==> flow/design.v <==
`timescale 1ns / 1ps
module thresholding(
    input wire clk, reset, enable,
    input wire signed [11 : 0] sig,
    output reg signed [11 : 0] y,
    output reg done,
    output reg [11 : 0] id
    );
parameter N = 2048, W = 13, threshold = 84, MEAN = 958;
localparam IDLE = 1'b0,
           WAIT = 2'b1,
           WORKING = 1'b1;
reg signed [11 : 0] d [0 : W - 1];  
reg signed [11 : 0] th;
reg signed [16 : 0] sum;
reg signed [11 : 0] curr_avg;
wire signed [11 : 0] din_curr_avg;
wire signed [16 : 0] din_sum;
reg state;
wire signed [11 : 0] mean;
wire signed [11 : 0] sig_diff;
assign din_curr_avg = din_sum/W;
assign mean = MEAN;
assign sig_diff = sig - mean;
assign din_sum = (sum + sig_diff - d[W - 1]);
integer i, j;
always @ (posedge clk)
begin
    if(reset) begin
        for(i = 0; i < W; i = i + 1) begin
            d[i] <= 12'b0;
        end
        sum <= 17'b0;
        curr_avg <= 12'b0;
        th <= threshold;
        state <= IDLE;
        done <= 1'b0;
        id <= 12'b0;
    end
    else begin
        case(state)
        IDLE: begin
            if(enable == 1'b1) begin
                state <= WORKING;
                id <= 12'b111111111111;
            end
            done <= 1'b0;
        end
        WORKING: begin
            sum <= din_sum;
            curr_avg <= din_curr_avg;
            for(j = 1; j < W; j = j + 1) begin
                d[j] <= d[j - 1];
            end
            d[0] <= sig_diff;
            if(sig_diff >= th + curr_avg) begin
                y <= sig_diff;
            end
            else begin
                y <= 12'b0;
            end
            done <= 1'b1;
            id = id + 1;
            if(id == 2047)
                state <= IDLE;
        end
        endcase
    end
end
endmodule
# From RTL to reports: thresholding
# What the tools print for thresholding, step after step.
# Lines are those of the file above, counted from 1.
# Operators: Yosys type, input widths -> output width; for muxes data width and select width s.
# Library cell names are shortened.
# A cell with n/a has no value.
# setup
top	thresholding
clock	clk
library	sky130hd
corner	tt_025C_1v80

# After elaboration
# Counts by Yosys on the flattened word-level netlist (proc, flatten, opt, wreduce). Print and check cells are left out. Cells with the same type and inputs are merged into one.
# op_classes
n_addsub	5
reduce_and_logical	1
div	1
logic	2
eq_ne	2
mux	6
n_cmp	1
# ops
cell	n
$div 17x5->32 const B	1
$pmux 12 s2	1
$add 17x12->17	1
$sub 17x12->17	1
$add 12x1->12 const B	1
$sub 12x11->12 const B	1
$eq 12x11->1 const B	1
$ge 12x12->1	1
$add 8x12->12 const A	1
$mux 12	1
$pmux 1 s2	2
$not 1->1	2
$ne 2x2->1 const B	1
$reduce_and 2->1	1
$mux 1	2
# bits
output_inout_bits	25
elab_cells	37
register_bits	211

# Longest topological paths
# Depth = most cells in a row (Yosys ltp): at word level without a register or memory, in the mapped netlist without a sequential cell, where the memories' decode and read muxes count.
# depth
ltp_word	4
ABC_AREA	0
ltp_mapped	57

# Synthesis result
# Source: synth_stat.txt of the flow (Yosys; design flattened, memories mapped). It holds for the ABC_AREA given above (unset counts as 0); a run with the other value may have another netlist.
# The area totals of this step are shown rounded.
# types
type	n	type_area_um2
dfxtp_1	199	3.98E+03
mux2i_1	180	1.8E+03
nor2_1	256	960.922
ha_1	39	487.968
edfxtp_1	12	360.346
xnor2_1	41	359.094
fa_1	16	320.307
a211oi_1	41	307.795
inv_1	75	281.52
xor2_1	31	271.51
a21oi_1	49	245.235
nand2_1	60	225.216
nand3_1	45	225.216
o21ai_0	44	220.211
clkbuf_1	46	172.666
nor3_1	32	160.154
o211ai_1	17	127.622
and2_1	19	118.864
# Other cell types: 91; their cells: 331.
# mapped
cell_count	1533
buf_cells	86
flip_flops	211
yosys_area_um2	13300

# Path before layout
# Source: OpenSTA report_checks on the synthesized netlist (no wires, ideal clock, input and output delay 20% of the period each), path of least setup slack; recovery checks are left aside. Register names are those of the netlist, which keeps one name where synthesis merged equal registers.
# synth_timing
path_type	in2reg
from	input sig[1]
to	register curr_avg[10]
delay_ns	11.039
slack_ns	0.161
input_delay_ns	2.800
n_path_buf	4
t_first_pin_ns	2.800
t_arrival_ns	13.711
stages	53
setup_time_ns	0.128
tclk_ns	14.0
period_less_setup_slack_ns	13.839
# "delay_ns" = arrival - input delay + setup time.
# "stages" counts driving pins, that of a launching flip-flop among them; a cell with two outputs on the path counts twice.
# "period_less_setup_slack_ns" = period - worst setup slack (recovery checks aside). The figure is calculated, with input and output delays left at 20% of the set period.
# Between the ends stands the longest chain of elaborated cells between them, by number of cells; it is not shown to be the way that was timed. Of several equally long chains one is given.
# A line is the first line of the expression or statement that the cell stems from. Yosys adds cells for indexed reads and writes and turns some case tables into memories.
# synth_between
path_cell_list	ha_1 -> a41oi_2 -> o21bai_1 -> xor2_2 -> fa_1 -> inv_1 -> ha_1 -> clkbuf_1 -> nand2_1 -> nor4_1 -> o21ai_0 -> o31a_1 -> and3_1 -> clkbuf_1 -> a31o_2 -> a221o_1 -> a2111oi_2 -> nor3_1 -> (+17 left out) -> ha_1 -> inv_1 -> a221oi_1 -> nor3_1 -> nor2_1 -> inv_1 -> ha_1 -> nor3_1 -> mux2i_1 -> a32oi_2 -> o21a_1 -> o21a_2 -> o2111a_1 -> ha_1 -> a31oi_1 -> xor2_1 -> mux2i_1 -> nor2_1
elab_chain_cells	4
# synth_rtl
item	line	text
from (decl)	4	input wire signed [11 : 0] sig,
$sub 12x11->12	24	assign sig_diff = sig - mean;
$add 17x12->17	25	assign din_sum = (sum + sig_diff - d[W - 1]);
$sub 17x12->17	25
$div 17x5->32	22	assign din_curr_avg = din_sum/W;
to (assign)	34	curr_avg <= 12'b0;
to (assign)	51	curr_avg <= din_curr_avg;
to (decl)	16	reg signed [11 : 0] curr_avg;

# Timing after layout
# From the final timing report of run A: the path of least setup slack in the routed layout; clock arrival at registers is part of the times.
# layout_timing
path_type	in2reg
from	input sig[1]
to	register curr_avg[10]
setup_time_ns	0.14
n_path_buf	15
stages	60
input_delay_ns	2.38
t_first_pin_ns	2.38
t_arrival_ns	12.95
tclk_ns	11.9
slack_ns	-0.68
# Between the ends stands the longest chain of elaborated cells between them, by number of cells; it is not shown to be the way that was timed. Of several equally long chains one is given.
# layout_between
path_cell_list	buf_6 -> buf_6 -> ha_4 -> a41oi_4 -> o21bai_2 -> xor2_2 -> fa_1 -> inv_2 -> ha_4 -> buf_6 -> a21oi_2 -> o21ai_2 -> a211oi_4 -> buf_6 -> o21ai_4 -> xor2_4 -> buf_6 -> buf_4 -> (+24 left out) -> o211ai_1 -> o211ai_1 -> inv_1 -> ha_2 -> inv_2 -> a221o_1 -> buf_6 -> a32o_2 -> or3b_4 -> a32oi_2 -> o21a_1 -> o21a_4 -> o2111a_2 -> ha_4 -> a31oi_4 -> xor2_1 -> mux2i_1 -> nor2_1
elab_chain_cells	4
# layout_rtl
item	line	text
from (decl)	4	input wire signed [11 : 0] sig,
$sub 12x11->12	24	assign sig_diff = sig - mean;
$add 17x12->17	25	assign din_sum = (sum + sig_diff - d[W - 1]);
$sub 17x12->17	25
$div 17x5->32	22	assign din_curr_avg = din_sum/W;
to (assign)	34	curr_avg <= 12'b0;
to (assign)	51	curr_avg <= din_curr_avg;
to (decl)	16	reg signed [11 : 0] curr_avg;

# Measured data: module thresholding, platform sky130hd, 5 stored runs of the flow under differing settings, order arbitrary. Input and output delays are each 20% of the period that was set; the output load is 0.01 pF.
# Results are given in rounded form.
# Among the settings, . means not set for that run.
# Among the results, . means that no value is shown for the run.
stored run	CORE_UTILIZATION	period_ns	CAP_MARGIN	CORE_MARGIN	SLEW_MARGIN	CELL_PAD_IN_SITES_DETAIL_PLACEMENT	CORE_ASPECT_RATIO	HOLD_SLACK_MARGIN	PLACE_DENSITY_LB_ADDON	TNS_END_PERCENT	CELL_PAD_IN_SITES_GLOBAL_PLACEMENT	CTS_CLUSTER_DIAMETER	CTS_CLUSTER_SIZE	GPL_ROUTABILITY_DRIVEN	GPL_TIMING_DRIVEN	MIN_ROUTING_LAYER	SETUP_SLACK_MARGIN	ABC_AREA	final_die_area_um2	post_route_util_frac	setup_worst_slack_ns	layout_stdcell_area_um2	synthArea_um2	final_setup_tns_ns
run A	40	11.9	20	2	20	.	.	.	.	.	.	.	.	.	.	.	.	.	34800	0.581	-0.681	19000	13300	-5.81
run B	55	14.0	20	7	20	1	1.43	-0.04	0.26	45	.	.	.	.	.	.	.	.	.	.	.	.	.	.
run C	55	14.0	25	7	25	1	1.43	-0.04	0.26	35	3	293	16	1	0	met1	-0.89	.	.	.	.	.	.	.
run D	40	13.5	20	2	20	.	.	.	.	.	.	.	.	.	.	.	1.27	.	34800	0.576	0.377	18800	13300	0.000
run E	65	21.0	20	2	20	1	0.5	.	0.0	.	.	.	79	.	1	met1	.	1	.	.	.	.	.	.
# Run B: did not finish, clock tree synthesis stopped with DPL-0033
# Run C: did not finish, placement stopped with FLW-0024
# Run E: did not finish, placement stopped with DPL-0033
